==> flow/design.v <==
`timescale 1ns / 1ps
module digits(
    input clk,
    input reset,
	input [2:0] state,
    input [5:0] seconds, minutes,
    input [4:0] hours,
    output reg [3:0] ones,
    output reg [3:0] tens,
    output reg [3:0] hundreds,
    output reg [3:0] thousands
    );
    always @(posedge clk or posedge reset)
    begin
        if (reset) begin
            ones <= 0;
            tens <= 0;
            hundreds <= 0;
            thousands <= 0;
        end 
        else begin
			if(state==0 || state==1 || state==4) begin
				ones <= minutes % 10;
				tens <= minutes / 10;
				hundreds <= hours % 10;
				thousands <= hours / 10;
			end
			else if(state==2 || state==3) begin
				ones <= seconds % 10;
				tens <= seconds / 10;
				hundreds <= minutes % 10;
				thousands <= minutes / 10;
			end
        end
    end
endmodule
`timescale 1ns / 1ps
module seven_seg(
    input clk_100MHz,
    input por,
    input reset,
    input [2:0] state,
    input start_stop,
    input inc,
    input tm_state,
	input sw_state,
	input alarm_state,
	input [31:0] scount,
    input [1:0] edit_place,
    input [3:0] ones,
    input [3:0] tens,
    input [3:0] hundreds,
    input [3:0] thousands,
    output reg [0:6] seg,       
    output reg [3:0] digit     
    );
    parameter ZERO  = 7'b000_0001;  
    parameter ONE   = 7'b100_1111;  
    parameter TWO   = 7'b001_0010;  
    parameter THREE = 7'b000_0110;  
    parameter FOUR  = 7'b100_1100;  
    parameter FIVE  = 7'b010_0100; 
    parameter SIX   = 7'b010_0000;  
    parameter SEVEN = 7'b000_1111;
    parameter EIGHT = 7'b000_0000;  
    parameter NINE  = 7'b000_0100;  
    reg [1:0] digit_select;      
    reg [16:0] digit_timer;      
     reg sclk;
     integer count;
     always @(posedge clk_100MHz) begin
          if(por) begin
              count<=0;
              sclk<=0;
          end
          else if(count==24) begin 
              count<=0;
              sclk<=~sclk;
          end 
          else count<=count+1;
     end
    always @(posedge clk_100MHz or posedge reset) begin
        if(reset) begin
            digit_select <= 0;
            digit_timer <= 0; 
        end
        else if(por) begin
            digit_select <= 0;
            digit_timer <= 0;
        end
        else                                         
            if(digit_timer == 3 ) begin 
                digit_timer <= 0;                    
                digit_select <=  digit_select + 1;
            end
            else
                digit_timer <=  digit_timer + 1;
    end
    always @(digit_select) begin
        case(digit_select) 
            2'b00 : digit = 4'b1110;  
            2'b01 : digit = 4'b1101;  
            2'b10 : digit = 4'b1011;  
            2'b11 : digit = 4'b0111;  
        endcase
    end
    always @* begin
        seg = 7'b111_1111;
        case(digit_select)
            2'b00 : begin 
						if(state==0 && alarm_state==1 && start_stop && scount>1) begin  
                            if(sclk==1'b0) begin
                                seg=7'b111_1111;
                            end
                            else begin
                                case(ones)
                                    4'b0000 : seg = ZERO;
                                    4'b0001 : seg = ONE;
                                    4'b0010 : seg = TWO;
                                    4'b0011 : seg = THREE;
                                    4'b0100 : seg = FOUR;
                                    4'b0101 : seg = FIVE;
                                    4'b0110 : seg = SIX;
                                    4'b0111 : seg = SEVEN;
                                    4'b1000 : seg = EIGHT;
                                    4'b1001 : seg = NINE;
                                endcase
                            end
                        end
						else if(state==0 && inc && scount>14) begin  
                            if(sclk==1'b0) begin
                                seg=7'b111_1111;
                            end
                            else begin
                                case(ones)
                                    4'b0000 : seg = ZERO;
                                    4'b0001 : seg = ONE;
                                    4'b0010 : seg = TWO;
                                    4'b0011 : seg = THREE;
                                    4'b0100 : seg = FOUR;
                                    4'b0101 : seg = FIVE;
                                    4'b0110 : seg = SIX;
                                    4'b0111 : seg = SEVEN;
                                    4'b1000 : seg = EIGHT;
                                    4'b1001 : seg = NINE;
                                endcase
                            end
                        end
                        else if(state==1  && edit_place==0) begin
                            if(sclk==1'b0) begin
                                seg=7'b111_1111;
                            end
                            else begin
                                case(ones)
                                    4'b0000 : seg = ZERO;
                                    4'b0001 : seg = ONE;
                                    4'b0010 : seg = TWO;
                                    4'b0011 : seg = THREE;
                                    4'b0100 : seg = FOUR;
                                    4'b0101 : seg = FIVE;
                                    4'b0110 : seg = SIX;
                                    4'b0111 : seg = SEVEN;
                                    4'b1000 : seg = EIGHT;
                                    4'b1001 : seg = NINE;
                                endcase
                            end
                        end
                        else if(state==1  && edit_place==2) begin
                            if(sclk==1'b0) begin
                                seg=7'b111_1111;
                            end
                            else begin
                                case(ones)
                                    4'b0000 : seg = ZERO;
                                    4'b0001 : seg = ONE;
                                    4'b0010 : seg = TWO;
                                    4'b0011 : seg = THREE;
                                    4'b0100 : seg = FOUR;
                                    4'b0101 : seg = FIVE;
                                    4'b0110 : seg = SIX;
                                    4'b0111 : seg = SEVEN;
                                    4'b1000 : seg = EIGHT;
                                    4'b1001 : seg = NINE;
                                endcase
                            end
                        end
                        else if(state==2 && tm_state==0 &&  edit_place==0) begin
                            if(sclk==1'b0) begin
                                seg=7'b111_1111;
                            end
                            else begin
                                case(ones)
                                    4'b0000 : seg = ZERO;
                                    4'b0001 : seg = ONE;
                                    4'b0010 : seg = TWO;
                                    4'b0011 : seg = THREE;
                                    4'b0100 : seg = FOUR;
                                    4'b0101 : seg = FIVE;
                                    4'b0110 : seg = SIX;
                                    4'b0111 : seg = SEVEN;
                                    4'b1000 : seg = EIGHT;
                                    4'b1001 : seg = NINE;
                                endcase
                            end
                        end
						else if(state==3 && sw_state==0) begin
                            if(sclk==1'b0) begin
                                seg=7'b111_1111;
                            end
                            else begin
                                case(ones)
                                    4'b0000 : seg = ZERO;
                                    4'b0001 : seg = ONE;
                                    4'b0010 : seg = TWO;
                                    4'b0011 : seg = THREE;
                                    4'b0100 : seg = FOUR;
                                    4'b0101 : seg = FIVE;
                                    4'b0110 : seg = SIX;
                                    4'b0111 : seg = SEVEN;
                                    4'b1000 : seg = EIGHT;
                                    4'b1001 : seg = NINE;
                                endcase
                            end
                        end
						else if(state==4 && alarm_state==0 &&  edit_place==0) begin
                            if(sclk==1'b0) begin
                                seg=7'b111_1111;
                            end
                            else begin
                                case(ones)
                                    4'b0000 : seg = ZERO;
                                    4'b0001 : seg = ONE;
                                    4'b0010 : seg = TWO;
                                    4'b0011 : seg = THREE;
                                    4'b0100 : seg = FOUR;
                                    4'b0101 : seg = FIVE;
                                    4'b0110 : seg = SIX;
                                    4'b0111 : seg = SEVEN;
                                    4'b1000 : seg = EIGHT;
                                    4'b1001 : seg = NINE;
                                endcase
                            end
                        end
                        else begin
                            case(ones)
                                4'b0000 : seg = ZERO;
                                4'b0001 : seg = ONE;
                                4'b0010 : seg = TWO;
                                4'b0011 : seg = THREE;
                                4'b0100 : seg = FOUR;
                                4'b0101 : seg = FIVE;
                                4'b0110 : seg = SIX;
                                4'b0111 : seg = SEVEN;
                                4'b1000 : seg = EIGHT;
                                4'b1001 : seg = NINE;
                            endcase
                        end
            end               
            2'b01 : begin      
						if(state==0 && alarm_state==1 && start_stop && scount>1) begin
                            if(sclk==1'b0) begin
                                seg=7'b111_1111;
                            end
                            else begin
                                case(tens)
                                    4'b0000 : seg = ZERO;
                                    4'b0001 : seg = ONE;
                                    4'b0010 : seg = TWO;
                                    4'b0011 : seg = THREE;
                                    4'b0100 : seg = FOUR;
                                    4'b0101 : seg = FIVE;
                                    4'b0110 : seg = SIX;
                                    4'b0111 : seg = SEVEN;
                                    4'b1000 : seg = EIGHT;
                                    4'b1001 : seg = NINE;
                                endcase
                            end
                        end
						else if(state==0 && inc && scount>14) begin  
                            if(sclk==1'b0) begin
                                seg=7'b111_1111;
                            end
                            else begin
                                case(tens)
                                    4'b0000 : seg = ZERO;
                                    4'b0001 : seg = ONE;
                                    4'b0010 : seg = TWO;
                                    4'b0011 : seg = THREE;
                                    4'b0100 : seg = FOUR;
                                    4'b0101 : seg = FIVE;
                                    4'b0110 : seg = SIX;
                                    4'b0111 : seg = SEVEN;
                                    4'b1000 : seg = EIGHT;
                                    4'b1001 : seg = NINE;
                                endcase
                            end
                        end
                        else if(state==1 && edit_place==0) begin
                            if(sclk==1'b0) begin
                                seg=7'b111_1111;
                            end
                            else begin
                                case(tens)
                                    4'b0000 : seg = ZERO;
                                    4'b0001 : seg = ONE;
                                    4'b0010 : seg = TWO;
                                    4'b0011 : seg = THREE;
                                    4'b0100 : seg = FOUR;
                                    4'b0101 : seg = FIVE;
                                    4'b0110 : seg = SIX;
                                    4'b0111 : seg = SEVEN;
                                    4'b1000 : seg = EIGHT;
                                    4'b1001 : seg = NINE;
                                endcase
                            end
                        end
                        else if(state==1  && edit_place==2) begin
                            if(sclk==1'b0) begin
                                seg=7'b111_1111;
                            end
                            else begin
                                case(tens)
                                    4'b0000 : seg = ZERO;
                                    4'b0001 : seg = ONE;
                                    4'b0010 : seg = TWO;
                                    4'b0011 : seg = THREE;
                                    4'b0100 : seg = FOUR;
                                    4'b0101 : seg = FIVE;
                                    4'b0110 : seg = SIX;
                                    4'b0111 : seg = SEVEN;
                                    4'b1000 : seg = EIGHT;
                                    4'b1001 : seg = NINE;
                                endcase
                            end
                        end
                        else if(state==2 && tm_state==0 && edit_place==0) begin
                            if(sclk==1'b0) begin
                                seg=7'b111_1111;
                            end
                            else begin
                                case(tens)
                                    4'b0000 : seg = ZERO;
                                    4'b0001 : seg = ONE;
                                    4'b0010 : seg = TWO;
                                    4'b0011 : seg = THREE;
                                    4'b0100 : seg = FOUR;
                                    4'b0101 : seg = FIVE;
                                    4'b0110 : seg = SIX;
                                    4'b0111 : seg = SEVEN;
                                    4'b1000 : seg = EIGHT;
                                    4'b1001 : seg = NINE;
                                endcase
                            end
                        end
						else if(state==3 && sw_state==0) begin
                            if(sclk==1'b0) begin
                                seg=7'b111_1111;
                            end
                            else begin
                                case(tens)
                                    4'b0000 : seg = ZERO;
                                    4'b0001 : seg = ONE;
                                    4'b0010 : seg = TWO;
                                    4'b0011 : seg = THREE;
                                    4'b0100 : seg = FOUR;
                                    4'b0101 : seg = FIVE;
                                    4'b0110 : seg = SIX;
                                    4'b0111 : seg = SEVEN;
                                    4'b1000 : seg = EIGHT;
                                    4'b1001 : seg = NINE;
                                endcase
                            end
                        end
						else if(state==4 && alarm_state==0 &&  edit_place==0) begin
                            if(sclk==1'b0) begin
                                seg=7'b111_1111;
                            end
                            else begin
                                case(tens)
                                    4'b0000 : seg = ZERO;
                                    4'b0001 : seg = ONE;
                                    4'b0010 : seg = TWO;
                                    4'b0011 : seg = THREE;
                                    4'b0100 : seg = FOUR;
                                    4'b0101 : seg = FIVE;
                                    4'b0110 : seg = SIX;
                                    4'b0111 : seg = SEVEN;
                                    4'b1000 : seg = EIGHT;
                                    4'b1001 : seg = NINE;
                                endcase
                            end
                        end
                        else begin
                            case(tens)
                                4'b0000 : seg = ZERO;
                                4'b0001 : seg = ONE;
                                4'b0010 : seg = TWO;
                                4'b0011 : seg = THREE;
                                4'b0100 : seg = FOUR;
                                4'b0101 : seg = FIVE;
                                4'b0110 : seg = SIX;
                                4'b0111 : seg = SEVEN;
                                4'b1000 : seg = EIGHT;
                                4'b1001 : seg = NINE;
                            endcase
                        end
                    end
            2'b10 : begin   
						if(state==0 && alarm_state==1 && start_stop && scount>1) begin  
                            if(sclk==1'b0) begin
                                seg=7'b111_1111;
                            end
                            else begin
                                case(hundreds)
                                    4'b0000 : seg = ZERO;
                                    4'b0001 : seg = ONE;
                                    4'b0010 : seg = TWO;
                                    4'b0011 : seg = THREE;
                                    4'b0100 : seg = FOUR;
                                    4'b0101 : seg = FIVE;
                                    4'b0110 : seg = SIX;
                                    4'b0111 : seg = SEVEN;
                                    4'b1000 : seg = EIGHT;
                                    4'b1001 : seg = NINE;
                                endcase
                            end
                        end
						else if(state==0 && inc && scount>14) begin  
                            if(sclk==1'b0) begin
                                seg=7'b111_1111;
                            end
                            else begin
                                case(hundreds)
                                    4'b0000 : seg = ZERO;
                                    4'b0001 : seg = ONE;
                                    4'b0010 : seg = TWO;
                                    4'b0011 : seg = THREE;
                                    4'b0100 : seg = FOUR;
                                    4'b0101 : seg = FIVE;
                                    4'b0110 : seg = SIX;
                                    4'b0111 : seg = SEVEN;
                                    4'b1000 : seg = EIGHT;
                                    4'b1001 : seg = NINE;
                                endcase
                            end
                        end
                        else if(state==1  && edit_place==1) begin
                            if(sclk==1'b0) begin
                                seg=7'b111_1111;
                            end
                            else begin
                                case(hundreds)
                                    4'b0000 : seg = ZERO;
                                    4'b0001 : seg = ONE;
                                    4'b0010 : seg = TWO;
                                    4'b0011 : seg = THREE;
                                    4'b0100 : seg = FOUR;
                                    4'b0101 : seg = FIVE;
                                    4'b0110 : seg = SIX;
                                    4'b0111 : seg = SEVEN;
                                    4'b1000 : seg = EIGHT;
                                    4'b1001 : seg = NINE;
                                endcase
                            end
                        end
                        else if(state==1  && edit_place==3) begin
                            if(sclk==1'b0) begin
                                seg=7'b111_1111;
                            end
                            else begin
                                case(hundreds)
                                    4'b0000 : seg = ZERO;
                                    4'b0001 : seg = ONE;
                                    4'b0010 : seg = TWO;
                                    4'b0011 : seg = THREE;
                                    4'b0100 : seg = FOUR;
                                    4'b0101 : seg = FIVE;
                                    4'b0110 : seg = SIX;
                                    4'b0111 : seg = SEVEN;
                                    4'b1000 : seg = EIGHT;
                                    4'b1001 : seg = NINE;
                                endcase
                            end
                        end
                        else if(state==2 && tm_state==0 && edit_place==1) begin
                            if(sclk==1'b0) begin
                                seg=7'b111_1111;
                            end
                            else begin
                                case(hundreds)
                                    4'b0000 : seg = ZERO;
                                    4'b0001 : seg = ONE;
                                    4'b0010 : seg = TWO;
                                    4'b0011 : seg = THREE;
                                    4'b0100 : seg = FOUR;
                                    4'b0101 : seg = FIVE;
                                    4'b0110 : seg = SIX;
                                    4'b0111 : seg = SEVEN;
                                    4'b1000 : seg = EIGHT;
                                    4'b1001 : seg = NINE;
                                endcase
                            end
                        end
						else if(state==3 && sw_state==0) begin
                            if(sclk==1'b0) begin
                                seg=7'b111_1111;
                            end
                            else begin
                                case(hundreds)
                                    4'b0000 : seg = ZERO;
                                    4'b0001 : seg = ONE;
                                    4'b0010 : seg = TWO;
                                    4'b0011 : seg = THREE;
                                    4'b0100 : seg = FOUR;
                                    4'b0101 : seg = FIVE;
                                    4'b0110 : seg = SIX;
                                    4'b0111 : seg = SEVEN;
                                    4'b1000 : seg = EIGHT;
                                    4'b1001 : seg = NINE;
                                endcase
                            end
                        end
						else if(state==4 && alarm_state==0 && edit_place==1) begin
                            if(sclk==1'b0) begin
                                seg=7'b111_1111;
                            end
                            else begin
                                case(hundreds)
                                    4'b0000 : seg = ZERO;
                                    4'b0001 : seg = ONE;
                                    4'b0010 : seg = TWO;
                                    4'b0011 : seg = THREE;
                                    4'b0100 : seg = FOUR;
                                    4'b0101 : seg = FIVE;
                                    4'b0110 : seg = SIX;
                                    4'b0111 : seg = SEVEN;
                                    4'b1000 : seg = EIGHT;
                                    4'b1001 : seg = NINE;
                                endcase
                            end
                        end
                        else begin
                            case(hundreds)
                                4'b0000 : seg = ZERO;
                                4'b0001 : seg = ONE;
                                4'b0010 : seg = TWO;
                                4'b0011 : seg = THREE;
                                4'b0100 : seg = FOUR;
                                4'b0101 : seg = FIVE;
                                4'b0110 : seg = SIX;
                                4'b0111 : seg = SEVEN;
                                4'b1000 : seg = EIGHT;
                                4'b1001 : seg = NINE;
                            endcase
                        end
                    end
            2'b11 : begin     
						if(state==0 && alarm_state==1 && start_stop && scount>1) begin  
                            if(sclk==1'b0) begin
                                seg=7'b111_1111;
                            end
                            else begin
                                case(thousands)
                                    4'b0000 : seg = ZERO;
                                    4'b0001 : seg = ONE;
                                    4'b0010 : seg = TWO;
                                    4'b0011 : seg = THREE;
                                    4'b0100 : seg = FOUR;
                                    4'b0101 : seg = FIVE;
                                    4'b0110 : seg = SIX;
                                    4'b0111 : seg = SEVEN;
                                    4'b1000 : seg = EIGHT;
                                    4'b1001 : seg = NINE;
                                endcase
                            end
                        end
						else if(state==0 && inc && scount>14) begin  
                            if(sclk==1'b0) begin
                                seg=7'b111_1111;
                            end
                            else begin
                                case(thousands)
                                    4'b0000 : seg = ZERO;
                                    4'b0001 : seg = ONE;
                                    4'b0010 : seg = TWO;
                                    4'b0011 : seg = THREE;
                                    4'b0100 : seg = FOUR;
                                    4'b0101 : seg = FIVE;
                                    4'b0110 : seg = SIX;
                                    4'b0111 : seg = SEVEN;
                                    4'b1000 : seg = EIGHT;
                                    4'b1001 : seg = NINE;
                                endcase
                            end
                        end
                        else if(state==1  && edit_place==1) begin
                            if(sclk==1'b0) begin
                                seg=7'b111_1111;
                            end
                            else begin
                                case(thousands)
                                    4'b0000 : seg = ZERO;
                                    4'b0001 : seg = ONE;
                                    4'b0010 : seg = TWO;
                                    4'b0011 : seg = THREE;
                                    4'b0100 : seg = FOUR;
                                    4'b0101 : seg = FIVE;
                                    4'b0110 : seg = SIX;
                                    4'b0111 : seg = SEVEN;
                                    4'b1000 : seg = EIGHT;
                                    4'b1001 : seg = NINE;
                                endcase
                            end
                        end
                        else if(state==1  && edit_place==3) begin
                            if(sclk==1'b0) begin
                                seg=7'b111_1111;
                            end
                            else begin
                                case(thousands)
                                    4'b0000 : seg = ZERO;
                                    4'b0001 : seg = ONE;
                                    4'b0010 : seg = TWO;
                                    4'b0011 : seg = THREE;
                                    4'b0100 : seg = FOUR;
                                    4'b0101 : seg = FIVE;
                                    4'b0110 : seg = SIX;
                                    4'b0111 : seg = SEVEN;
                                    4'b1000 : seg = EIGHT;
                                    4'b1001 : seg = NINE;
                                endcase
                            end
                        end
                        else if(state==2 && tm_state==0 && edit_place==1) begin
                            if(sclk==1'b0) begin
                                seg=7'b111_1111;
                            end
                            else begin
                                case(thousands)
                                    4'b0000 : seg = ZERO;
                                    4'b0001 : seg = ONE;
                                    4'b0010 : seg = TWO;
                                    4'b0011 : seg = THREE;
                                    4'b0100 : seg = FOUR;
                                    4'b0101 : seg = FIVE;
                                    4'b0110 : seg = SIX;
                                    4'b0111 : seg = SEVEN;
                                    4'b1000 : seg = EIGHT;
                                    4'b1001 : seg = NINE;
                                endcase
                            end
                        end
						else if(state==3 && sw_state==0) begin
                            if(sclk==1'b0) begin
                                seg=7'b111_1111;
                            end
                            else begin
                                case(thousands)
                                    4'b0000 : seg = ZERO;
                                    4'b0001 : seg = ONE;
                                    4'b0010 : seg = TWO;
                                    4'b0011 : seg = THREE;
                                    4'b0100 : seg = FOUR;
                                    4'b0101 : seg = FIVE;
                                    4'b0110 : seg = SIX;
                                    4'b0111 : seg = SEVEN;
                                    4'b1000 : seg = EIGHT;
                                    4'b1001 : seg = NINE;
                                endcase
                            end
                        end
						else if(state==4 && alarm_state==0 && edit_place==1) begin
                            if(sclk==1'b0) begin
                                seg=7'b111_1111;
                            end
                            else begin
                                case(thousands)
                                    4'b0000 : seg = ZERO;
                                    4'b0001 : seg = ONE;
                                    4'b0010 : seg = TWO;
                                    4'b0011 : seg = THREE;
                                    4'b0100 : seg = FOUR;
                                    4'b0101 : seg = FIVE;
                                    4'b0110 : seg = SIX;
                                    4'b0111 : seg = SEVEN;
                                    4'b1000 : seg = EIGHT;
                                    4'b1001 : seg = NINE;
                                endcase
                            end
                        end
                        else begin
                            case(thousands)
                                4'b0000 : seg = ZERO;
                                4'b0001 : seg = ONE;
                                4'b0010 : seg = TWO;
                                4'b0011 : seg = THREE;
                                4'b0100 : seg = FOUR;
                                4'b0101 : seg = FIVE;
                                4'b0110 : seg = SIX;
                                4'b0111 : seg = SEVEN;
                                4'b1000 : seg = EIGHT;
                                4'b1001 : seg = NINE;
                            endcase
                        end
                    end
        endcase
    end
endmodule
module top(input clk, por, reset, start_stop, mode, edit_shift, inc, output reg buzzer, output [0:6] seg,output [3:0] digit,output reg [4:0] mode_value);
reg [1:0] edit_place;
reg [5:0] seconds,minutes;
reg [4:0] hours;
reg [5:0] seconds_temp,minutes_temp;
reg [4:0] hours_temp;
reg [5:0] al_minutes;
reg [4:0] al_hours;
reg [4:0] day_temp;
reg [3:0] month_temp;
wire [3:0] ones,tens,hundreds,thousands;
parameter clock = 0;
parameter edit =1;
parameter timer =2; 
parameter stop_watch=3;
parameter alarm=4;
parameter tm_stop=0;
parameter tm_start=1;
parameter sw_stop=0;
parameter sw_start=1;
parameter alarm_off=0;
parameter alarm_on=1;
reg tm_state, tm_nstate;
reg sw_state, sw_nstate;
reg alarm_state, alarm_nstate;
reg [2:0] state, nstate;   
reg trigger;
reg sclk;
integer count;
reg[31:0] scount;
reg[31:0] a_count;
digits digits_1(clk,reset,state,seconds,minutes,hours,ones,tens,hundreds,thousands);
seven_seg seven_seg_1(clk,por,reset,state,start_stop,inc,tm_state,sw_state,alarm_state,scount,edit_place,ones,tens,hundreds,thousands,seg,digit);
 always @(posedge clk) begin
     if(por) begin
         count<=0;
         sclk<=0;
     end
     else if(count==49) begin 
         count<=0;
         sclk<=~sclk;
     end 
     else count<=count+1;
 end
 always @(posedge clk) begin
  if(por) begin
	seconds_temp<=0;
	minutes_temp<=0;
	hours_temp<=0;
	buzzer<=0;
	a_count<=0;
  end
  else begin
	if(state==edit) begin
		if(edit_place==0 || edit_place==1) begin
			if (reset==1 && scount==16) begin
				hours_temp<=hours;
				minutes_temp<=minutes;
				seconds_temp<=seconds;
			end
			else if (inc==1 && scount==16) begin
				hours_temp<=hours;
				minutes_temp<=minutes;
			end
		end
	end
	if(sclk==1'b1 && count==0) begin  
		seconds_temp<=seconds_temp + 1; 
		if(seconds_temp==59) begin 
			seconds_temp<=0;  
			minutes_temp<=minutes_temp + 1;
			if(minutes_temp==59) begin 
				minutes_temp<=0; 
				hours_temp<=hours_temp + 1; 
			   if(hours_temp==23) begin  
					hours_temp<=0; 
				end 
			end
		end     
	end
	if(hours_temp==al_hours && minutes_temp==al_minutes && alarm_state==alarm_on) begin
		if(seconds_temp==0)
			buzzer<=1;
		else if(start_stop && buzzer==1) begin
			if(a_count<15)
				a_count<=a_count + 1;
			else if(start_stop && a_count==15) begin
				buzzer<=0;
				a_count<=a_count + 1;
			end
			else
				a_count<=a_count + 1;		
		end
		else
			a_count<=0;
	end
	else begin
		a_count<=0;
		buzzer<=0;
	end
  end
 end
always @(posedge clk) begin
    if(por)
        mode_value<=5'b10000;
    else if(state==clock)
        mode_value<=5'b10000;
    else if(state==edit)
        mode_value<=5'b01000;
    else if(state==timer)
        mode_value<=5'b00100;
    else if(state==stop_watch)
        mode_value<=5'b00010;
	else if(state==alarm)
        mode_value<=5'b00001;
end
always@(posedge clk) begin
  if(por) begin
	day_temp<=1;
	month_temp<=1;
  end
  else begin
	if(state==edit) begin
		if(edit_place==2 || edit_place==3) begin
			if (reset==1 && scount==16) begin
				day_temp<=hours;
				month_temp<=minutes;
			end
			else if (inc==1 && scount==16) begin
				day_temp<=hours;
				month_temp<=minutes;
			end
		end
	end
	if(seconds_temp==59 && minutes_temp==59 && hours_temp==23 && sclk==1 && count==49) begin
		day_temp<=day_temp + 1;
		if(month_temp==2 && day_temp==28) begin
			day_temp<=1;
			month_temp<=month_temp + 1;
		end
		else if(day_temp== (30+(month_temp & 1)^(month_temp>7))) begin 
			day_temp<=1;
			month_temp<=month_temp + 1;
			if(month_temp==12) 
				month_temp<=1;
		end
	end
  end
end
always @(posedge(clk)) begin
  if(por) begin
	edit_place<=0;
	seconds<=0;
	minutes<=0;
	hours<=0;
	al_minutes<=0;
	al_hours<=0;
	tm_state<=tm_stop;
	tm_nstate<=tm_stop;
	sw_state<=sw_stop;
	sw_nstate<=sw_stop;
	alarm_state<=alarm_off;
	alarm_nstate<=alarm_off;
	state<=clock;
	nstate<=clock;
	trigger<=0;
	scount<=0;
  end
  else
	case(state)
	clock: begin
		if(mode) begin
            if(scount<15)  
                scount<=scount+1;
            else begin
                if(mode && scount==15) begin  
					nstate<=edit;
					trigger<=1; 
                    scount<=scount+1;
                end
                else begin
					nstate<=nstate;
                    scount<=scount+1;
                end
            end
        end
		else if(alarm_state==alarm_on && start_stop) begin
			if(scount<15)
					scount<=scount + 1;
				else begin
					hours<=al_hours;
					minutes<=al_minutes;
				end
		end
		else if(inc) begin 
			if(scount<15)
				scount<=scount + 1;
			else begin
				hours<=day_temp;
				minutes<=month_temp;
			end
		end
		else begin
		    scount<=0;
			state<=nstate;
			hours<=hours_temp;
			minutes<=minutes_temp;
			seconds<=seconds_temp;
			alarm_state<=alarm_nstate;
		end
	end
	edit: begin
		if(trigger) begin
			edit_place<=0;
			trigger<=0;
		end
		if(reset) begin 
			if(scount<15)  
				scount<=scount+1;
			else begin
				if(reset && scount==15) begin  
					if(edit_place==0 || edit_place==1) begin
						seconds<=0;
						minutes<=0;
						hours<=0;
					end
					else begin
						hours<=1;
						minutes<=1;
					end
					scount<=scount+1;
				end
				else begin
					scount<=scount+1;
				end
			end
		end
		else if(mode) begin
			if(scount<15)  
				scount<=scount+1;
			else begin
				if(mode && scount==15) begin  
					nstate<=timer;
					scount<=scount+1;
				end
				else begin
					nstate<=nstate;
					scount<=scount+1;
					trigger<=1;
				end
			end
		end
		else if(edit_shift) begin
			if(scount<15)  
				scount<=scount+1;
			else begin
				if(edit_shift && scount==15) begin  
					scount<=scount+1;
					if(edit_place<3)
						edit_place<=edit_place + 1;
					else
						edit_place<=0;
				end
				else begin
					scount<=scount+1;
					edit_place<=edit_place;
				end
			end
		end
		else if(inc) begin
			if(scount<15)  
				scount<=scount+1;
			else begin
				if(inc && scount==15) begin  
					if(edit_place==0) begin  
						if(minutes<59)
							minutes<=minutes+1;
						else
							minutes<=0;
					end
					else if(edit_place==1) begin  
						if(hours<23)
							hours<=hours+1;
						else
							hours<=0;
					end 
					else if(edit_place==2) begin  
						if(minutes<12)
							minutes<=minutes + 1;
						else
							minutes<=1;
					end
					else if(edit_place==3) begin  
						if(minutes==2) begin
							if(hours<28)
								hours<=hours + 1;
							else
								hours<=1;
						end
						else begin
							if(hours < (30+(month_temp & 1)^(month_temp>7)))
								hours<=hours + 1;
							else
								hours<=1;
						end
					end
					scount<=scount+1;
				end
				else begin
					scount<=scount+1;
				end
			end
		end
		else begin
			if(edit_place==0 || edit_place==1) begin
				if(minutes!=minutes_temp || hours!=hours_temp) begin
					minutes<=minutes_temp;
					hours<=hours_temp;
				end
			end
			else begin
				if(minutes!=month_temp || hours!=day_temp) begin
					minutes<=month_temp;
					hours<=day_temp;
				end
			end
			scount<=0;
			if (nstate==timer)
				trigger<=1;
			state<=nstate;
		end
	  end
	timer: begin
		if(trigger) begin
			edit_place<=0;
			minutes<=0;
			seconds<=0;
			trigger<=0;
		end
		case(tm_state)
			tm_stop: begin
				if(reset == 1'b1) begin 
					if(scount<15)  
						scount<=scount+1;
					else begin
						if(reset && scount==15) begin  
							seconds<=0;
							minutes<=0;
							scount<=scount+1;
						end
						else begin
							seconds<=seconds;
							minutes<=minutes;
							scount<=scount+1;
						end
					end
				end
				else if(mode) begin
					if(scount<15)  
						scount<=scount+1;
					else begin
						if(mode && scount==15) begin   
							nstate<=stop_watch;
							trigger<=1;
							scount<=scount+1;
						end
						else begin
							nstate<=nstate;
							scount<=scount+1;
						end
					end
				end
				else if(inc) begin
					if(scount<15)  
						scount<=scount+1;
					else begin
						if(inc && scount==15) begin  
							if(edit_place==1) begin
								if(minutes<60)
									minutes<=minutes+1;
								else
									minutes<=0;
							end 
							else begin
								if(seconds<59)
									seconds<=seconds+1;
								else
									seconds<=0;
							end
							scount<=scount+1;
						end
						else begin
							scount<=scount+1;
							minutes<=minutes;
							seconds<=seconds;
						end
					end
				end
				else if(edit_shift) begin
					if(scount<15)  
						scount<=scount+1;
					else begin
						if(edit_shift && scount==15) begin  
							scount<=scount+1;
							if(edit_place<1)
								edit_place<=edit_place + 1;
							else
								edit_place<=0;
						end
						else begin
							edit_place<=edit_place;
							scount<=scount+1;
						end
					end
				end
				else if(start_stop) begin
					if(scount<15)  
						scount<=scount+1;
					else begin
						if(start_stop && scount==15) begin  
							tm_nstate<=tm_start;
							scount<=scount+1;
						end
						else begin
							tm_nstate<=tm_nstate;
							scount<=scount+1;
						end
					end
				end
				else begin
					scount<=0;
					if (nstate==stop_watch)
						trigger<=1;
					state<=nstate;
					tm_state<=tm_nstate;
				end
			end
			tm_start: begin
				if(start_stop) begin
					if(scount<15)  
						scount<=scount+1;
					else begin
						if(start_stop && scount==15) begin  
							tm_nstate<=tm_stop;
							scount<=scount+1;
						end
						else begin
							tm_nstate<=tm_nstate;
							scount<=scount+1;
						end
					end
				end
				else begin
					scount<=0;
					tm_state<=tm_nstate;
					if(sclk==1'b1 && count==0 && tm_nstate==tm_start) begin  
						if(minutes>0) begin
							if(seconds>0) 
								seconds<=seconds-1;
							else begin
								minutes<=minutes-1;
								seconds<=6'd59;
							end
						end
						else begin
							if(seconds==0) begin
							    tm_nstate<=tm_stop;
								seconds<=seconds;
								minutes<=minutes;
							end
							else
								seconds<=seconds-1;
						end		
					end
				end
			end
			default: begin
				tm_state<=tm_stop;
				seconds<=seconds;
				minutes<=minutes;
			end
		endcase
		end
		stop_watch: begin
			if(trigger) begin
				edit_place<=0;
				minutes<=0;
				seconds<=0;
				trigger<=0;
			end
			case(sw_state)
			sw_stop: begin
				if(reset == 1'b1) begin 
					if(scount<15)  
						scount<=scount+1;
					else begin
						if(reset && scount==15) begin  
							seconds<=0;
							minutes<=0;
							scount<=scount+1;
						end
						else begin
							seconds<=seconds;
							minutes<=minutes;
							scount<=scount+1;
						end
					end
				end
				else if(mode) begin
					if(scount<15)  
						scount<=scount+1;
					else begin
						if(mode && scount==15) begin   
							nstate<=alarm;
							scount<=scount+1;
						end
						else begin
							nstate<=nstate;
							scount<=scount+1;
							trigger<=1;
						end
					end
				end
				else if(start_stop) begin
					if(scount<15)  
						scount<=scount+1;
					else begin
						if(start_stop && scount==15) begin  
							sw_nstate<=sw_start;
							scount<=scount+1;
						end
						else begin
							sw_nstate<=sw_nstate;
							scount<=scount+1;
						end
					end
				end
				else begin
					scount<=0;
					if (nstate==alarm)
						trigger<=1;
					state<=nstate;
					sw_state<=sw_nstate;
				end
			end
			sw_start: begin
				if(start_stop) begin
					if(scount<15)  
						scount<=scount+1;
					else begin
						if(start_stop && scount==15) begin  
							sw_nstate<=sw_stop;
							scount<=scount+1;
						end
						else begin
							sw_nstate<=sw_nstate;
							scount<=scount+1;
						end
					end
				end
				else begin
					scount<=0;
					sw_state<=sw_nstate;
					if(sclk==1'b1 && count==0 && sw_nstate==sw_start) begin  
						if(minutes<59) begin
							if(seconds<59) 
								seconds<=seconds+1;
							else begin
								minutes<=minutes+1;
								seconds<=6'd00;
							end
						end
						else begin
							if(seconds==6'd59) begin
							    sw_nstate<=sw_stop;
								seconds<=seconds;
								minutes<=minutes;
							end
							else
								seconds<=seconds+1;
						end		
					end
				end
			end
			default: begin
				sw_state<=sw_stop;
				seconds<=seconds;
				minutes<=minutes;
			end
			endcase
		end
		alarm: begin
			if(trigger) begin
				edit_place<=0;
				minutes<=al_minutes;
				hours  <=al_hours;
				trigger<=0;
			end
			case(alarm_state)
				alarm_off: begin
					if(mode) begin
						if(scount<15)  
							scount<=scount+1;
						else begin
							if(mode && scount==15) begin   
								nstate<=clock;
								scount<=scount+1;
							end
							else begin
								nstate<=nstate;
								scount<=scount+1;
							end
						end
					end
					else if(start_stop) begin
						if(scount<15)  
							scount<=scount+1;
						else begin
							if(start_stop && scount==15) begin  
								alarm_nstate<=alarm_on;
								scount<=scount+1;
							end
							else begin
								alarm_nstate<=alarm_nstate;
								scount<=scount+1;
							end
						end
					end
					else if(inc) begin
						if(scount<15)  
							scount<=scount+1;
						else begin
							if(inc && scount==15) begin  
								if(edit_place==1) begin
									if(hours<23)
										hours<=hours+1;
									else
										hours<=0;
								end 
								else if(edit_place==0) begin
									if(minutes<59)
										minutes<=minutes+1;
									else
										minutes<=0;
								end
								scount<=scount+1;
							end
							else begin
								scount<=scount+1;
							end
						end
					end
					else if(edit_shift) begin
						if(scount<15)  
							scount<=scount+1;
						else begin
							if(edit_shift && scount==15) begin  
								scount<=scount+1;
								if(edit_place<1)
									edit_place<=edit_place + 1;
								else
									edit_place<=0;
							end
							else begin
								edit_place<=edit_place;
								scount<=scount+1;
							end
						end
					end
					else begin
						scount<=0;
						al_minutes<=minutes;
						al_hours<=hours;
						state<=nstate;
						alarm_state<=alarm_nstate;
					end
				end
				alarm_on: begin
					if(mode) begin
						if(scount<15)  
							scount<=scount+1;
						else begin
							if(mode && scount==15) begin   
								nstate<=clock;
								scount<=scount+1;
							end
							else begin
								nstate<=nstate;
								scount<=scount+1;
							end
						end
					end
					else if(start_stop) begin
						if(scount<15)  
							scount<=scount+1;
						else begin
							if(start_stop && scount==15) begin  
								alarm_nstate<=alarm_off;
								scount<=scount+1;
							end
							else begin
								alarm_nstate<=alarm_nstate;
								scount<=scount+1;
							end
						end
					end
					else begin
						scount<=0;
						state<=nstate;
						alarm_state<=alarm_nstate;
					end
				end
			endcase
		end
		default: begin
			state<=clock;
			seconds<=seconds;
			minutes<=minutes;
			hours<=hours;
		end
	endcase
end
endmodule
Hand-over note for top

**Step by step through the tools: top**

Module top before and after one edit of its RTL, step after step.
Lines under "original" count in the file above, lines under "edited" in the edited file.
"difference": "edited" minus "original" as printed here. "rel. change": 100 x difference / "original".
Operators carry their Yosys type and port widths (W data, S select, Z words).
Library cell names are shortened.
Not given: --

- Top module: top
- Clock: clk
- Standard-cell library: sky130hd
- Timing corner: tt_025C_1v80

**The edit**

The edit as a unified diff against the file above.
This change comes from a script, not from a designer. The edited design behaves differently; no optimisation was intended.

```diff
@@ -80,10 +80,6 @@
           else count<=count+1;
      end
-    always @(posedge clk_100MHz or posedge reset) begin
-        if(reset) begin
-            digit_select <= 0;
-            digit_timer <= 0; 
-        end
-        else if(por) begin
+    always @(posedge clk_100MHz) begin
+        if(por) begin
             digit_select <= 0;
             digit_timer <= 0;
```

**Elaborated design**

Source: Yosys, flattened and elaborated, memories not mapped. Widths are those after wreduce. Registers that Yosys merges into a memory's read port (data or address) are not register bits. Print and check cells do not count.
Memory sizes are those after Yosys's memory passes, which may raise the word count (mostly to a power of two), join words into wider ones and drop unused or constant bits.

Bit counts:

| what | original | edited | difference | rel. change (%) |
|---|---|---|---|---|
| bits in registers | 240 | 240 | 0 | 0.00 |
| latch bits | 0 | 0 | 0 | -- |
| RAM bits | 0 | 0 | 0 | -- |
| ROM bits | 3584 | 3584 | 0 | 0.00 |
| word width x clocked read ports | 0 | 0 | 0 | -- |
| memories | 32 | 32 | 0 | 0.00 |
| input port bits | 7 | 7 | 0 | 0.00 |
| output and inout port bits | 17 | 17 | 0 | 0.00 |
| word-level cells | 717 | 713 | -4 | -0.56 |

Operators by class:

| what | original | edited | difference | rel. change (%) |
|---|---|---|---|---|
| add/sub/neg operators | 18 | 18 | 0 | 0.00 |
| $mul | 0 | 0 | 0 | -- |
| divide/modulo/power cells | 6 | 6 | 0 | 0.00 |
| order comparisons | 16 | 16 | 0 | 0.00 |
| equal/unequal tests | 120 | 120 | 0 | 0.00 |
| shifts and indexed selects | 0 | 0 | 0 | -- |
| mux-type cells | 389 | 385 | -4 | -1.03 |
| bitwise gates (word level) | 11 | 11 | 0 | 0.00 |
| reduce/logical cells | 88 | 88 | 0 | 0.00 |

Memories:

| what | original | edited |
|---|---|---|
| words x width with read and write ports | 16x7 r1 w0; 16x7 r1 w0; 16x7 r1 w0; 16x7 r1 w0; 16x7 r1 w0; 16x7 r1 w0; [+26] | 16x7 r1 w0; 16x7 r1 w0; 16x7 r1 w0; 16x7 r1 w0; 16x7 r1 w0; 16x7 r1 w0; [+26] |

The mark [+n] counts cells that are not listed.

Operators by type and width:

| operator | original | edited | difference | rel. change (%) |
|---|---|---|---|---|
| $mux W2 | 20 | 18 | -2 | -10.00 |
| $mux W17 | 2 | 0 | -2 | -100.00 |
| $reduce_bool A2 Y1 | 11 | 10 | -1 | -9.09 |
| $reduce_or A2 Y1 | 4 | 5 | +1 | +25.00 |

Unchanged operator kinds not shown: 97.

**Depth**

Longest topological path by Yosys (ltp), each cell counted once; first at word level (registers and memories cut), then after technology mapping (sequential cells cut; the memories' decode and read muxes count).

Depth:

| what | original | edited | difference | rel. change (%) |
|---|---|---|---|---|
| depth after elaboration | 16 | 16 | 0 | 0.00 |
| ABC_AREA | 0 | 0 | -- | -- |
| depth in mapped cells | 17 | 16 | -1 | -5.88 |
| mapped depth without buffers | 15 | 14 | -1 | -6.67 |

**After synthesis**

The flow's flattened synthesis, as Yosys stat reports it; memories are mapped. The netlist is that of the ABC_AREA named above (0 if unset); the other value can give another one.

Mapped netlist:

| what | original | edited | difference | rel. change (%) |
|---|---|---|---|---|
| cell count | 2360 | 2332 | -28 | -1.19 |
| cell area after synthesis (um^2) | 17340.4 | 17565.6 | +225.2 | +1.30 |
| mapped flip-flops | 238 | 238 | 0 | 0.00 |

Cell types:

| cell type | original | edited | difference | rel. change (%) |
|---|---|---|---|---|
| a21oi_1 | 172 | 139 | -33 | -19.19 |
| buf_2 | 3 | 35 | +32 | +1066.67 |
| a31oi_1 | 28 | 53 | +25 | +89.29 |
| clkbuf_1 | 137 | 113 | -24 | -17.52 |
| xnor2_1 | 52 | 75 | +23 | +44.23 |
| o21ai_0 | 123 | 102 | -21 | -17.07 |
| dfxtp_1 | 205 | 224 | +19 | +9.27 |
| dfrtp_1 | 33 | 14 | -19 | -57.58 |
| nor3_1 | 70 | 54 | -16 | -22.86 |
| xor2_1 | 90 | 76 | -14 | -15.56 |
| nor4_1 | 53 | 39 | -14 | -26.42 |
| and3_1 | 44 | 30 | -14 | -31.82 |
| nor2_1 | 341 | 329 | -12 | -3.52 |
| o21a_1 | 3 | 13 | +10 | +333.33 |
| or3_1 | 30 | 21 | -9 | -30.00 |
| nand4b_1 | 1 | 10 | +9 | +900.00 |
| nand3_1 | 104 | 112 | +8 | +7.69 |
| a21o_1 | 15 | 7 | -8 | -53.33 |

Unchanged cell types not shown: 8.
The list need not be complete.
The figures by module come from a second, unflattened synthesis with its own total; it is not the netlist above.

Unflattened totals:

| what | original | edited | difference | rel. change (%) |
|---|---|---|---|---|
| cells (unflattened synthesis) | 2349 | 2340 | -9 | -0.38 |
| area (unflattened synthesis) (um^2) | 17954.7 | 17778.3 | -176.4 | -0.98 |

Rows give one instance, submodules left out.

By module, original:

| module | instances | cells | area (um^2) |
|---|---|---|---|
| top | 1 | 1681 | 12490.7 |
| seven_seg | 1 | 450 | 3714.8 |
| digits | 1 | 218 | 1749.2 |

By module, edited:

| module | instances | cells | area (um^2) |
|---|---|---|---|
| top | 1 | 1681 | 12490.7 |
| seven_seg | 1 | 441 | 3538.4 |
| digits | 1 | 218 | 1749.2 |

**Worst setup path after synthesis**

Source: OpenSTA report_checks on the synthesized netlist (no wires, ideal clock, input and output delay 20% of the period each), path of least setup slack; recovery checks are left aside. Register names are those of the netlist, which keeps one name where synthesis merged equal registers.

Path post-synthesis:

| what | original | edited | difference | rel. change (%) |
|---|---|---|---|---|
| path kind | input -> output | input -> output | -- | -- |
| start point | input port start_stop | input port start_stop | -- | -- |
| end point | output port seg[0] | output port seg[4] | -- | -- |
| period (ns) | 10.0 | 10.0 | 0.0 | 0.00 |
| external input delay (ns) | 2.000 | 2.000 | 0.000 | 0.00 |
| external output delay (ns) | 2.000 | 2.000 | 0.000 | 0.00 |
| launch time at the first pin (ns) | 2.000 | 2.000 | 0.000 | 0.00 |
| arrival time (ns) | 3.861 | 3.319 | -0.542 | -14.04 |
| required time (ns) | 8.000 | 8.000 | 0.000 | 0.00 |
| setup slack (ns) | 4.139 | 4.681 | +0.542 | -- |
| path delay (ns) | 1.861 | 1.319 | -0.542 | -29.12 |
| stages | 10 | 8 | -2 | -20.00 |
| synthesis period reached (ns) | 5.861 | 5.319 | -0.542 | -9.25 |

"path delay" = arrival - input delay + setup time.
At an output port there is no setup time.
"stages": output pins that drive a net of the path, with the launching flip-flop's if there is one; two outputs of one cell count as two.
"synthesis period reached" = period - worst setup slack (recovery checks aside). The figure is calculated, with input and output delays left at 20% of the set period.
The rows between start and end are the longest chain of elaborated cells between them; the timing report does not say that the signal goes this way. Where chains are equally long, one stands for them.
Each line given opens the expression or statement behind the cell; cells for indexed reads and writes are added by Yosys, which also makes memories of some case tables.

On the way, post-synthesis, original:
- Cells stage by stage: clkbuf_1 and2_1 clkbuf_1 a21oi_1 o21ai_0 a31oi_1 a21oi_1 nand3b_1 nor2_1 a41oi_1
- Cells in the longest elaborated chain: 4
- Elaborated cells on any way between the ends: 7

RTL lines, path post-synthesis, original:

| what | line | text |
|---|---|---|
| from (decl) | 709 | `module top(input clk, por, reset, start_stop, mode, edit_shift, inc, output reg buzzer, output [0:6] seg,outpu ...` |
| $logic_and A1 B1 Y1 x2 | 558 | `if(state==0 && alarm_state==1 && start_stop && scount>1) begin` |
| $mux W7 | 558 |  |
| $pmux W7 S4 | 109 | `case(digit_select)` |
| to (decl) | 709 |  |

On the way, post-synthesis, edited:
- Cells stage by stage: and2_1 clkbuf_1 nand2_1 a31oi_1 or3_1 o221ai_1 nand3_1 o21a_1
- Cells in the longest elaborated chain: 4
- Elaborated cells on any way between the ends: 7

RTL lines, path post-synthesis, edited:

| what | line | text |
|---|---|---|
| from (decl) | 705 | `module top(input clk, por, reset, start_stop, mode, edit_shift, inc, output reg buzzer, output [0:6] seg,outpu ...` |
| $logic_and A1 B1 Y1 x2 | 554 | `if(state==0 && alarm_state==1 && start_stop && scount>1) begin` |
| $mux W7 | 554 |  |
| $pmux W7 S4 | 105 | `case(digit_select)` |
| to (decl) | 705 |  |

**Timing after layout**

From the final timing report of each run of pair 1: the path of least setup slack in the routed layout; clock arrival at registers is part of the times.

Path after layout:

| what | original | edited | difference | rel. change (%) |
|---|---|---|---|---|
| path kind | input -> output | input -> output | -- | -- |
| start point | input port start_stop | input port start_stop | -- | -- |
| end point | output port seg[5] | output port seg[2] | -- | -- |
| period (ns) | 7.58 | 7.58 | 0.00 | 0.00 |
| external input delay (ns) | 1.52 | 1.52 | 0.00 | 0.00 |
| external output delay (ns) | 1.52 | 1.52 | 0.00 | 0.00 |
| launch time at the first pin (ns) | 1.52 | 1.52 | 0.00 | 0.00 |
| arrival time (ns) | 5.21 | 4.30 | -0.91 | -17.47 |
| required time (ns) | 6.06 | 6.06 | 0.00 | 0.00 |
| setup slack (ns) | 0.86 | 1.77 | +0.91 | -- |
| stages | 9 | 11 | +2 | +22.22 |

The rows between start and end are the longest chain of elaborated cells between them; the timing report does not say that the signal goes this way. Where chains are equally long, one stands for them.

On the way, after layout, original:
- Cells stage by stage: clkdlybuf4s50_1 buf_4 nand2_1 nand2b_1 a31oi_1 a21oi_1 o21ai_0 a41oi_1 clkdlybuf4s50_1
- Cells in the longest elaborated chain: 4
- Elaborated cells on any way between the ends: 7

RTL lines, path after layout, original:

| what | line | text |
|---|---|---|
| from (decl) | 709 | `module top(input clk, por, reset, start_stop, mode, edit_shift, inc, output reg buzzer, output [0:6] seg,outpu ...` |
| $logic_and A1 B1 Y1 x2 | 558 | `if(state==0 && alarm_state==1 && start_stop && scount>1) begin` |
| $mux W7 | 558 |  |
| $pmux W7 S4 | 109 | `case(digit_select)` |
| to (decl) | 709 |  |

On the way, after layout, edited:
- Cells stage by stage: clkdlybuf4s50_1 buf_4 and2_1 buf_4 nand2_1 a31oi_1 or3_1 nor2_1 o31a_1 a32oi_1 clkdlybuf4s50_1
- Cells in the longest elaborated chain: 4
- Elaborated cells on any way between the ends: 7

RTL lines, path after layout, edited:

| what | line | text |
|---|---|---|
| from (decl) | 705 | `module top(input clk, por, reset, start_stop, mode, edit_shift, inc, output reg buzzer, output [0:6] seg,outpu ...` |
| $logic_and A1 B1 Y1 x2 | 554 | `if(state==0 && alarm_state==1 && start_stop && scount>1) begin` |
| $mux W7 | 554 |  |
| $pmux W7 S4 | 105 | `case(digit_select)` |
| to (decl) | 705 |  |

**Flow runs**

Runs of the flow (Yosys, OpenROAD) on both versions; the two runs of a pair have the same settings. The constraints put input and output delay at 20% of the set period each and load the outputs with 0.01 pF.

Flow settings, pair 1:
- CORE_UTILIZATION: 40
- period_ns: 7.58
- CAP_MARGIN: 20
- CORE_MARGIN: 2
- SLEW_MARGIN: 20

Measured results, pair 1:

| what | original | edited | difference | rel. change (%) |
|---|---|---|---|---|
| mapped cell area after synthesis (um^2) | 17340.4 | 17565.6 | +225.2 | +1.30 |
| die size (um^2) | 45033.1 | 45605.7 | +572.6 | +1.27 |
| standard-cell area after routing (um^2) | 18920.6 | 19022.0 | +101.4 | +0.54 |
| utilization in the final report (%) | 44.1 | 44.1 | 0.0 | -- |
| worst setup slack after layout (ns) | 0.857 | 1.766 | +0.909 | -- |
| total negative slack on setup checks (ns) | 0.000 | 0.000 | 0.000 | -- |
| final worst hold slack (ns) | 0.462 | 0.458 | -0.004 | -- |
| total power of the final layout (mW) | 3.124 | 2.987 | -0.137 | -4.39 |
| achieved clock period (ns) | 6.723 | 5.814 | -0.909 | -13.52 |

Flow settings, pair 2:
- CAP_MARGIN: 40
- CELL_PAD_IN_SITES_GLOBAL_PLACEMENT: 1
- CORE_ASPECT_RATIO: 0.52
- CORE_UTILIZATION: 61
- GPL_ROUTABILITY_DRIVEN: 0
- MAX_ROUTING_LAYER: met4
- PLACE_DENSITY_LB_ADDON: 0.25
- TNS_END_PERCENT: 80
- period_ns: 4.77
- CORE_MARGIN: 2
- SLEW_MARGIN: 20

Measured results, pair 2:

| what | original | edited | difference | rel. change (%) |
|---|---|---|---|---|
| mapped cell area after synthesis (um^2) | 17340.4 | 17565.6 | +225.2 | +1.30 |
| die size (um^2) | 29864.2 | 30243.5 | +379.3 | +1.27 |
| standard-cell area after routing (um^2) | 18846.8 | 18829.3 | -17.5 | -0.09 |
| utilization in the final report (%) | 67.5 | 67.1 | -0.4 | -- |
| worst setup slack after layout (ns) | 0.118 | 0.164 | +0.046 | -- |
| total negative slack on setup checks (ns) | 0.000 | 0.000 | 0.000 | -- |
| final worst hold slack (ns) | 0.464 | 0.467 | +0.003 | -- |
| total power of the final layout (mW) | 4.744 | 4.540 | -0.204 | -4.30 |
| achieved clock period (ns) | 4.652 | 4.606 | -0.046 | -0.99 |

"achieved clock period" = clock period - worst setup slack. The figure is calculated, with input and output delays left at 20% of the set period.
"total power of the final layout": no workload was simulated; the value follows from the tool's default switching activity.

End of note.
